==> flow/design.v <==
module calc_mvd_cost (
    input                       ap_clk,
    input                       ap_rst,
    input                       ap_start,
    input                       ap_ce,
    output logic                ap_done,
    output logic                ap_ready,
    output logic                ap_idle,
    input        [31:0]         x,
    input        [31:0]         y,
    input        [31:0]         mv_shift,
    input        [15:0]         mv_cand_0,
    input        [15:0]         mv_cand_1,
    input        [15:0]         mv_cand_2,
    input        [15:0]         mv_cand_3,
    output logic [63:0]         bitcost,
    output logic                bitcost_ap_vld,
    input        [63:0]         lambda_sqrt_integer_int64,
    input        [63:0]         lambda_sqrt_decimal_int64,
    output logic [63:0]         mvd_cost_int64,
    output logic                mvd_cost_int64_ap_vld
);
    localparam LAMBDA_DECIMAL_SHIFT_BITS = 14;
    localparam CTX_FRAC_BITS = 15;
    logic [31:0] x_shifted, y_shifted;
    logic [63:0] lambda_sqrt_integer_reg, lambda_sqrt_decimal_reg;
    logic [63:0] lambda_sqrt_integer_s2, lambda_sqrt_decimal_s2;
    logic [63:0] lambda_sqrt_integer_s3, lambda_sqrt_decimal_s3;
    logic [15:0] mv_cand_reg[4];
    logic [3:0] pipeline_valid;
    logic same_cand;
    logic [63:0] cand1_cost, cand2_cost;
    logic [63:0] selected_cost;
    logic [63:0] bitcost_s3;
    logic [63:0] cost_mult_lambda_int;
    logic [63:0] cost_mult_lambda_dec;
    logic ap_idle_r;
    logic ap_done_r;
    always_ff @(posedge ap_clk or posedge ap_rst) begin
        if (ap_rst) begin
            ap_idle_r <= 1'b1;
            ap_done_r <= 1'b0;
            x_shifted <= 32'b0;
            y_shifted <= 32'b0;
            lambda_sqrt_integer_reg <= 64'b0;
            lambda_sqrt_decimal_reg <= 64'b0;
            mv_cand_reg[0] <= 16'b0;
            mv_cand_reg[1] <= 16'b0;
            mv_cand_reg[2] <= 16'b0;
            mv_cand_reg[3] <= 16'b0;
            pipeline_valid[0] <= 1'b0;
            same_cand <= 1'b0;
            cand1_cost <= 64'b0;
            cand2_cost <= 64'b0;
            lambda_sqrt_integer_s2 <= 64'b0;
            lambda_sqrt_decimal_s2 <= 64'b0;
            pipeline_valid[1] <= 1'b0;
            selected_cost <= 0;
            lambda_sqrt_integer_s3 <= 64'b0;
            lambda_sqrt_decimal_s3 <= 64'b0;
            pipeline_valid[2] <= 1'b0;
            bitcost_s3 <= 64'b0;
            cost_mult_lambda_int <= 64'b0;
            cost_mult_lambda_dec <= 64'b0;
            pipeline_valid[3] <= 1'b0;
            bitcost <= 64'b0;
            bitcost_ap_vld <= 1'b0;
            mvd_cost_int64 <= 64'b0;
            mvd_cost_int64_ap_vld <= 1'b0;
        end
        else if (ap_ce) begin
            ap_idle_r <= ap_idle;
            ap_done_r <= ap_done;
            if (ap_start) begin
                x_shifted <= x << mv_shift;
                y_shifted <= y << mv_shift;
                lambda_sqrt_integer_reg <= lambda_sqrt_integer_int64;
                lambda_sqrt_decimal_reg <= lambda_sqrt_decimal_int64;
                mv_cand_reg[0] <= mv_cand_0;
                mv_cand_reg[1] <= mv_cand_1;
                mv_cand_reg[2] <= mv_cand_2;
                mv_cand_reg[3] <= mv_cand_3;
                pipeline_valid[0] <= 1'b1;
            end
            else begin
                pipeline_valid[0] <= 1'b0;
            end
            pipeline_valid[1] <= pipeline_valid[0];
            lambda_sqrt_integer_s2 <= lambda_sqrt_integer_reg;
            lambda_sqrt_decimal_s2 <= lambda_sqrt_decimal_reg;
                same_cand <= (mv_cand_reg[0] == mv_cand_reg[2]) && (mv_cand_reg[1] == mv_cand_reg[3]);
                cand1_cost <= get_mvd_coding_cost(
                    $signed(x_shifted) - $signed(mv_cand_reg[0]),
                    $signed(y_shifted) - $signed(mv_cand_reg[1])
                );
                cand2_cost <= get_mvd_coding_cost(
                    $signed(x_shifted) - $signed(mv_cand_reg[2]),
                    $signed(y_shifted) - $signed(mv_cand_reg[3])
                );
            pipeline_valid[2] <= pipeline_valid[1];
            lambda_sqrt_integer_s3 <= lambda_sqrt_integer_s2;
            lambda_sqrt_decimal_s3 <= lambda_sqrt_decimal_s2;
                if (same_cand) begin
                    selected_cost <= cand1_cost;
                end
                else begin
                    selected_cost <= (cand2_cost < cand1_cost) ? cand2_cost : cand1_cost;
                end
            pipeline_valid[3] <= pipeline_valid[2];
                bitcost_s3 <= selected_cost;
                cost_mult_lambda_int <= selected_cost * lambda_sqrt_integer_s3;
                cost_mult_lambda_dec <= selected_cost * lambda_sqrt_decimal_s3;
            bitcost_ap_vld <= pipeline_valid[3];
            mvd_cost_int64_ap_vld <= pipeline_valid[3];
                bitcost <= bitcost_s3;
                mvd_cost_int64 <= cost_mult_lambda_int + (cost_mult_lambda_dec >> LAMBDA_DECIMAL_SHIFT_BITS);
        end
    end
    assign ap_ready = 1'b1;
    assign ap_done  = mvd_cost_int64_ap_vld;
    always_comb begin
        ap_idle = ap_idle_r;
        if (ap_start && ap_ce) begin
            ap_idle = 0;
        end
        else if (ap_done_r && ap_ce) begin
            ap_idle = 1;
        end
    end
    function automatic logic [63:0] get_mvd_coding_cost(input logic signed [31:0] mvd_hor, input logic signed [31:0] mvd_ver);
        logic [63:0] bitcost_temp;
        logic [63:0] x_abs, y_abs;
        logic [63:0] Q;
        logic [63:0] a, b;
        bitcost_temp = 64'd4 << CTX_FRAC_BITS;
        x_abs = (mvd_hor < 0) ? -mvd_hor : mvd_hor;
        y_abs = (mvd_ver < 0) ? -mvd_ver : mvd_ver;
        Q = 64'd1 << CTX_FRAC_BITS;
        bitcost_temp += (x_abs == 1) ? Q : 64'b0;
        bitcost_temp += (y_abs == 1) ? Q : 64'b0;
        a = get_ep_ex_golomb_bitcost_withpow(x_abs);
        b = get_ep_ex_golomb_bitcost_withpow(y_abs);
        get_mvd_coding_cost = ((a + b + bitcost_temp) >> CTX_FRAC_BITS) << 34;
    endfunction
    function automatic logic [63:0] get_ep_ex_golomb_bitcost_withpow(input logic [63:0] symbol);
        if (symbol >= 32768)
            get_ep_ex_golomb_bitcost_withpow = 64'd983040;
        else if (symbol >= 16384)
            get_ep_ex_golomb_bitcost_withpow = 64'd917504;
        else if (symbol >= 8192)
            get_ep_ex_golomb_bitcost_withpow = 64'd851968;
        else if (symbol >= 4096)
            get_ep_ex_golomb_bitcost_withpow = 64'd786432;
        else if (symbol >= 2048)
            get_ep_ex_golomb_bitcost_withpow = 64'd720896;
        else if (symbol >= 1024)
            get_ep_ex_golomb_bitcost_withpow = 64'd655360;
        else if (symbol >= 512)
            get_ep_ex_golomb_bitcost_withpow = 64'd589824;
        else if (symbol >= 256)
            get_ep_ex_golomb_bitcost_withpow = 64'd524288;
        else if (symbol >= 128)
            get_ep_ex_golomb_bitcost_withpow = 64'd458752;
        else if (symbol >= 64)
            get_ep_ex_golomb_bitcost_withpow = 64'd393216;
        else if (symbol >= 32)
            get_ep_ex_golomb_bitcost_withpow = 64'd327680;
        else if (symbol >= 16)
            get_ep_ex_golomb_bitcost_withpow = 64'd262144;
        else if (symbol >= 8)
            get_ep_ex_golomb_bitcost_withpow = 64'd196608;
        else if (symbol >= 4)
            get_ep_ex_golomb_bitcost_withpow = 64'd131072;
        else if (symbol >= 2)
            get_ep_ex_golomb_bitcost_withpow = 64'd65536;
        else
            get_ep_ex_golomb_bitcost_withpow = 64'd0;
    endfunction
endmodule
From RTL to reports: calc_mvd_cost --
The steps from the RTL of calc_mvd_cost to its reports follow in flow order. Lines are those of the file above, counted from 1. The mark -- stands for no value.
Set-up: design top calc_mvd_cost, clock ap_clk, cell library sky130hd, timing corner tt_025C_1v80

After elaboration --
Source: Yosys, flattened and elaborated. Widths are those after wreduce. Registers that Yosys merges into a memory's read port (data or address) are not register bits. Print and check cells do not count. Equal cells are merged and count once.
Bit counts: flip-flop bits (word level) 964, output and inout bits 133, elaborated cells 201, bits of input ports 292
Cells by class: add/sub/neg operators 17, multiply operators 2, $lt $le $gt $ge 65, reduce/logical cells 4, shifts and indexed selects 2, mux-type cells 77, equality and inequality tests 6
Operators by type and width (number):
- 64-bit by 64-bit multiplier with 64-bit output | 2
- 20-bit two-way mux | 32
- 64-bit two-way mux | 6
- 19-bit two-way mux | 16
- 32-bit negator with 64-bit output | 4
- 64-bit by 1-bit equality test with 1-bit output with constant B | 4
- 64-bit by 10-bit greater-or-equal comparator with 1-bit output with constant B | 4
- 64-bit by 11-bit greater-or-equal comparator with 1-bit output with constant B | 4
- 64-bit by 12-bit greater-or-equal comparator with 1-bit output with constant B | 4
- 64-bit by 13-bit greater-or-equal comparator with 1-bit output with constant B | 4
- 64-bit by 14-bit greater-or-equal comparator with 1-bit output with constant B | 4
- 64-bit by 15-bit greater-or-equal comparator with 1-bit output with constant B | 4
- 64-bit by 16-bit greater-or-equal comparator with 1-bit output with constant B | 4
- 64-bit by 2-bit greater-or-equal comparator with 1-bit output with constant B | 4
- 64-bit by 3-bit greater-or-equal comparator with 1-bit output with constant B | 4
- 64-bit by 4-bit greater-or-equal comparator with 1-bit output with constant B | 4
- 64-bit by 5-bit greater-or-equal comparator with 1-bit output with constant B | 4
- 64-bit by 6-bit greater-or-equal comparator with 1-bit output with constant B | 4
- 64-bit by 7-bit greater-or-equal comparator with 1-bit output with constant B | 4
- 64-bit by 8-bit greater-or-equal comparator with 1-bit output with constant B | 4
- 64-bit by 9-bit greater-or-equal comparator with 1-bit output with constant B | 4
- 45-bit two-way mux | 4
- 18-bit two-way mux | 8
- 32-bit by 1-bit < comparator with 1-bit output with constant B | 4
- 32-bit by 16-bit subtractor with 32-bit output | 4
- 45-bit by 20-bit adder with 45-bit output | 2
- 45-bit adder | 2
- 17-bit two-way mux | 4
Other operator kinds: 10; their cells: 21.

Depth --
Yosys ltp: most cells in a row. Word level: on the elaborated netlist, between registers, memories and ports. Mapped: between sequential cells and ports; inverters and the memories' decode and read muxes count.
Depth: depth in word-level cells 22, ABC_AREA 0, gate-level depth with buffers 33, depth with buffers taken out 31

After synthesis --
Source: synth_stat.txt of the flow (Yosys; design flattened, memories mapped). It holds for the ABC_AREA given above (unset counts as 0); a run with the other value may have another netlist.
Cells by type (number):
- sky130_fd_sc_hd__dfrtp_1 | 454
- sky130_fd_sc_hd__ha_1 | 619
- sky130_fd_sc_hd__fa_1 | 235
- sky130_fd_sc_hd__mux2_2 | 355
- sky130_fd_sc_hd__inv_1 | 599
- sky130_fd_sc_hd__nand2_1 | 458
- sky130_fd_sc_hd__xnor2_1 | 189
- sky130_fd_sc_hd__a21oi_1 | 274
- sky130_fd_sc_hd__and2_1 | 196
- sky130_fd_sc_hd__o21ai_0 | 208
- sky130_fd_sc_hd__mux4_2 | 42
- sky130_fd_sc_hd__nor2_1 | 242
- sky130_fd_sc_hd__mux2i_1 | 89
- sky130_fd_sc_hd__a211oi_1 | 97
- sky130_fd_sc_hd__clkbuf_1 | 194
- sky130_fd_sc_hd__nor2b_1 | 100
- sky130_fd_sc_hd__xor2_1 | 70
- sky130_fd_sc_hd__buf_4 | 80
Not listed: further types 85, cells in them 1044.
Mapped netlist: buffer cells 293, cells in the netlist 5545, area of sequential cells 11387.2 um^2, flip-flops 455, chip area (Yosys) 50571.0 um^2

Timing after synthesis --
OpenSTA on the mapped netlist: ideal clock, no wires. The path of least setup slack (recovery checks aside). Input and output delay are each 20% of the period. Register names are those of the netlist, which keeps one name where synthesis merged equal registers.
Timing path post-synthesis: kind flip-flop to flip-flop, from reg (no name shown), to reg (no name shown), stages 30, path slack 1.553 ns, clock period 9.0 ns, delay of the path 7.447 ns, arrival time 7.310 ns, synthesis period reached 7.447 ns
"delay of the path" is the arrival time less input delay plus setup time. "stages" counts driving pins, that of a launching flip-flop among them; a cell with two outputs on the path counts twice. "synthesis period reached" is the clock period less the worst setup slack; recovery checks do not enter. This is arithmetic on one report: input and output delays are still those of the set period (20% each). The rows between start and end are the longest chain of elaborated cells between them; the timing report does not say that the signal goes this way. Where chains are equally long, one stands for them. Each line given opens the expression or statement behind the cell; cells for indexed reads and writes are added by Yosys, which also makes memories of some case tables.
On the way, post-synthesis: path through sky130_fd_sc_hd__dfrtp_1 -> sky130_fd_sc_hd__clkbuf_1 -> sky130_fd_sc_hd__clkbuf_1 -> sky130_fd_sc_hd__nand2_1 -> sky130_fd_sc_hd__fa_1 -> sky130_fd_sc_hd__inv_1 -> sky130_fd_sc_hd__fa_1 -> sky130_fd_sc_hd__fa_1 -> sky130_fd_sc_hd__ha_1 -> sky130_fd_sc_hd__ha_1 -> sky130_fd_sc_hd__inv_1 -> sky130_fd_sc_hd__fa_1 -> sky130_fd_sc_hd__inv_1 -> sky130_fd_sc_hd__ha_1 -> sky130_fd_sc_hd__ha_1 -> sky130_fd_sc_hd__ha_1 -> sky130_fd_sc_hd__ha_1 -> sky130_fd_sc_hd__ha_1 -> sky130_fd_sc_hd__and3_1 -> sky130_fd_sc_hd__a221o_1 -> sky130_fd_sc_hd__nor4_1 -> sky130_fd_sc_hd__or3_1 -> sky130_fd_sc_hd__a31oi_1 -> sky130_fd_sc_hd__a41oi_1 -> sky130_fd_sc_hd__a21oi_1 -> sky130_fd_sc_hd__a211oi_1 -> sky130_fd_sc_hd__o21bai_1 -> sky130_fd_sc_hd__a21oi_1 -> sky130_fd_sc_hd__xnor2_1 -> sky130_fd_sc_hd__a21oi_1, cells in the longest elaborated chain 1, elaborated cells on any way between the ends 1, RTL lines with such cells 1
RTL lines, path post-synthesis (RTL line):
- start: declaration | 33
- start: assignment | 104
- start: assignment | 107
- 64-bit by 64-bit multiplier with 64-bit output | 112
- end: assignment | 64
- end: assignment | 112
- end: declaration | 36

Path in the finished layout --
From the final timing report of entry A: the path of least setup slack in the routed layout; clock arrival at registers is part of the times.
Timing path after layout: kind flip-flop to flip-flop, from reg (no name shown), to reg (no name shown), arrival time 10.64 ns, stages 30, clock period 13.7 ns, path slack 3.63 ns
The rows between start and end are the longest chain of elaborated cells between them; the timing report does not say that the signal goes this way. Where chains are equally long, one stands for them.
On the way, after layout: path through sky130_fd_sc_hd__dfrtp_1 -> sky130_fd_sc_hd__clkbuf_1 -> sky130_fd_sc_hd__clkbuf_1 -> sky130_fd_sc_hd__nand2_1 -> sky130_fd_sc_hd__fa_1 -> sky130_fd_sc_hd__inv_1 -> sky130_fd_sc_hd__fa_1 -> sky130_fd_sc_hd__fa_1 -> sky130_fd_sc_hd__ha_1 -> sky130_fd_sc_hd__ha_1 -> sky130_fd_sc_hd__inv_1 -> sky130_fd_sc_hd__fa_1 -> sky130_fd_sc_hd__inv_1 -> sky130_fd_sc_hd__ha_1 -> sky130_fd_sc_hd__ha_1 -> sky130_fd_sc_hd__ha_1 -> sky130_fd_sc_hd__ha_1 -> sky130_fd_sc_hd__ha_1 -> sky130_fd_sc_hd__and3_1 -> sky130_fd_sc_hd__a221o_1 -> sky130_fd_sc_hd__nor4_1 -> sky130_fd_sc_hd__or3_1 -> sky130_fd_sc_hd__a31oi_1 -> sky130_fd_sc_hd__a41oi_1 -> sky130_fd_sc_hd__a21oi_1 -> sky130_fd_sc_hd__a211oi_1 -> sky130_fd_sc_hd__o21bai_1 -> sky130_fd_sc_hd__a21oi_1 -> sky130_fd_sc_hd__xnor2_1 -> sky130_fd_sc_hd__a21oi_1, cells in the longest elaborated chain 1, elaborated cells on any way between the ends 1, RTL lines with such cells 1
RTL lines, path after layout (RTL line):
- start: declaration | 33
- start: assignment | 104
- start: assignment | 107
- 64-bit by 64-bit multiplier with 64-bit output | 112
- end: assignment | 64
- end: assignment | 112
- end: declaration | 36

Subject: flow runs of calc_mvd_cost

Hi,

Measured results for calc_mvd_cost: 4 stored runs of the Yosys and OpenROAD flow on sky130hd. The settings differ; the order carries no meaning. The constraints put input and output delay at 20% of the set period each and load the outputs with 0.01 pF.
"clock period reached" means the clock period less the worst setup slack. The figure is calculated, with input and output delays left at 20% of the set period.
By "time on the worst setup path" is meant the share of the clock period that the worst setup path is allowed (20% is reserved at inputs, 20% at outputs), minus its slack. Clock arrival times at its registers enter into it.
By "power consumption" is meant OpenSTA's value without simulated activity: inputs other than the clock are taken to toggle once in ten clock periods, and the tool carries that through the logic.

* Entry A | settings: CELL_PAD_IN_SITES_GLOBAL_PLACEMENT 3; CORE_ASPECT_RATIO 0.91; CORE_UTILIZATION 26; CTS_CLUSTER_DIAMETER 141; CTS_CLUSTER_SIZE 36; GPL_ROUTABILITY_DRIVEN 0; GPL_TIMING_DRIVEN 0; HOLD_SLACK_MARGIN -0.1; PLACE_DENSITY 0.65; SLEW_MARGIN 15; period_ns 13.7; CAP_MARGIN 20; CORE_MARGIN 2 | results: smallest hold slack 0.502 ns; total negative slack on setup checks 0.000 ns; time on the worst setup path 10.07 ns; kind of the worst setup path flip-flop to flip-flop; final design utilization 0.301; power consumption 11.402 mW; clock period reached 10.066 ns; area inside the die boundary 198,051.0 um^2; standard-cell area after layout 58,268.4 um^2; worst setup slack after layout 3.634 ns; cell area after synthesis 50,571.0 um^2
* Entry B | settings: CELL_PAD_IN_SITES_GLOBAL_PLACEMENT 3; CORE_ASPECT_RATIO 0.91; CORE_UTILIZATION 26; CTS_CLUSTER_DIAMETER 141; CTS_CLUSTER_SIZE 36; GPL_ROUTABILITY_DRIVEN 0; GPL_TIMING_DRIVEN 0; HOLD_SLACK_MARGIN -0.1; MAX_ROUTING_LAYER met4; PLACE_DENSITY 0.65; SLEW_MARGIN 0; period_ns 6.24; CAP_MARGIN 20; CORE_MARGIN 2 | results: smallest hold slack 0.477 ns; total negative slack on setup checks -22.966 ns; time on the worst setup path 7.34 ns; kind of the worst setup path flip-flop to flip-flop; final design utilization 0.328; power consumption 30.336 mW; clock period reached 7.343 ns; area inside the die boundary 198,051.0 um^2; standard-cell area after layout 63,474.6 um^2; worst setup slack after layout -1.103 ns; cell area after synthesis 50,571.0 um^2
* Entry C | settings: CELL_PAD_IN_SITES_DETAIL_PLACEMENT 2; CELL_PAD_IN_SITES_GLOBAL_PLACEMENT 3; CTS_CLUSTER_SIZE 87; GPL_ROUTABILITY_DRIVEN 0; GPL_TIMING_DRIVEN 1; MIN_ROUTING_LAYER met1; SETUP_SLACK_MARGIN 0.17; SLEW_MARGIN 40; TNS_END_PERCENT 10; period_ns 9.0; CAP_MARGIN 20; CORE_MARGIN 2; CORE_UTILIZATION 40 | results: smallest hold slack 0.501 ns; total negative slack on setup checks 0.000 ns; time on the worst setup path 8.15 ns; kind of the worst setup path flip-flop to flip-flop; final design utilization 0.453; power consumption 18.066 mW; clock period reached 8.150 ns; area inside the die boundary 129,287.0 um^2; standard-cell area after layout 56,924.6 um^2; worst setup slack after layout 0.850 ns; cell area after synthesis 50,571.0 um^2
* Entry D | settings: period_ns 9.0; CAP_MARGIN 20; CORE_MARGIN 2; CORE_UTILIZATION 40; SLEW_MARGIN 20 | results: smallest hold slack 0.492 ns; total negative slack on setup checks 0.000 ns; time on the worst setup path 7.99 ns; kind of the worst setup path flip-flop to flip-flop; final design utilization 0.45; power consumption 17.029 mW; clock period reached 7.988 ns; area inside the die boundary 129,287.0 um^2; standard-cell area after layout 56,555.5 um^2; worst setup slack after layout 1.012 ns; cell area after synthesis 50,571.0 um^2

Regards
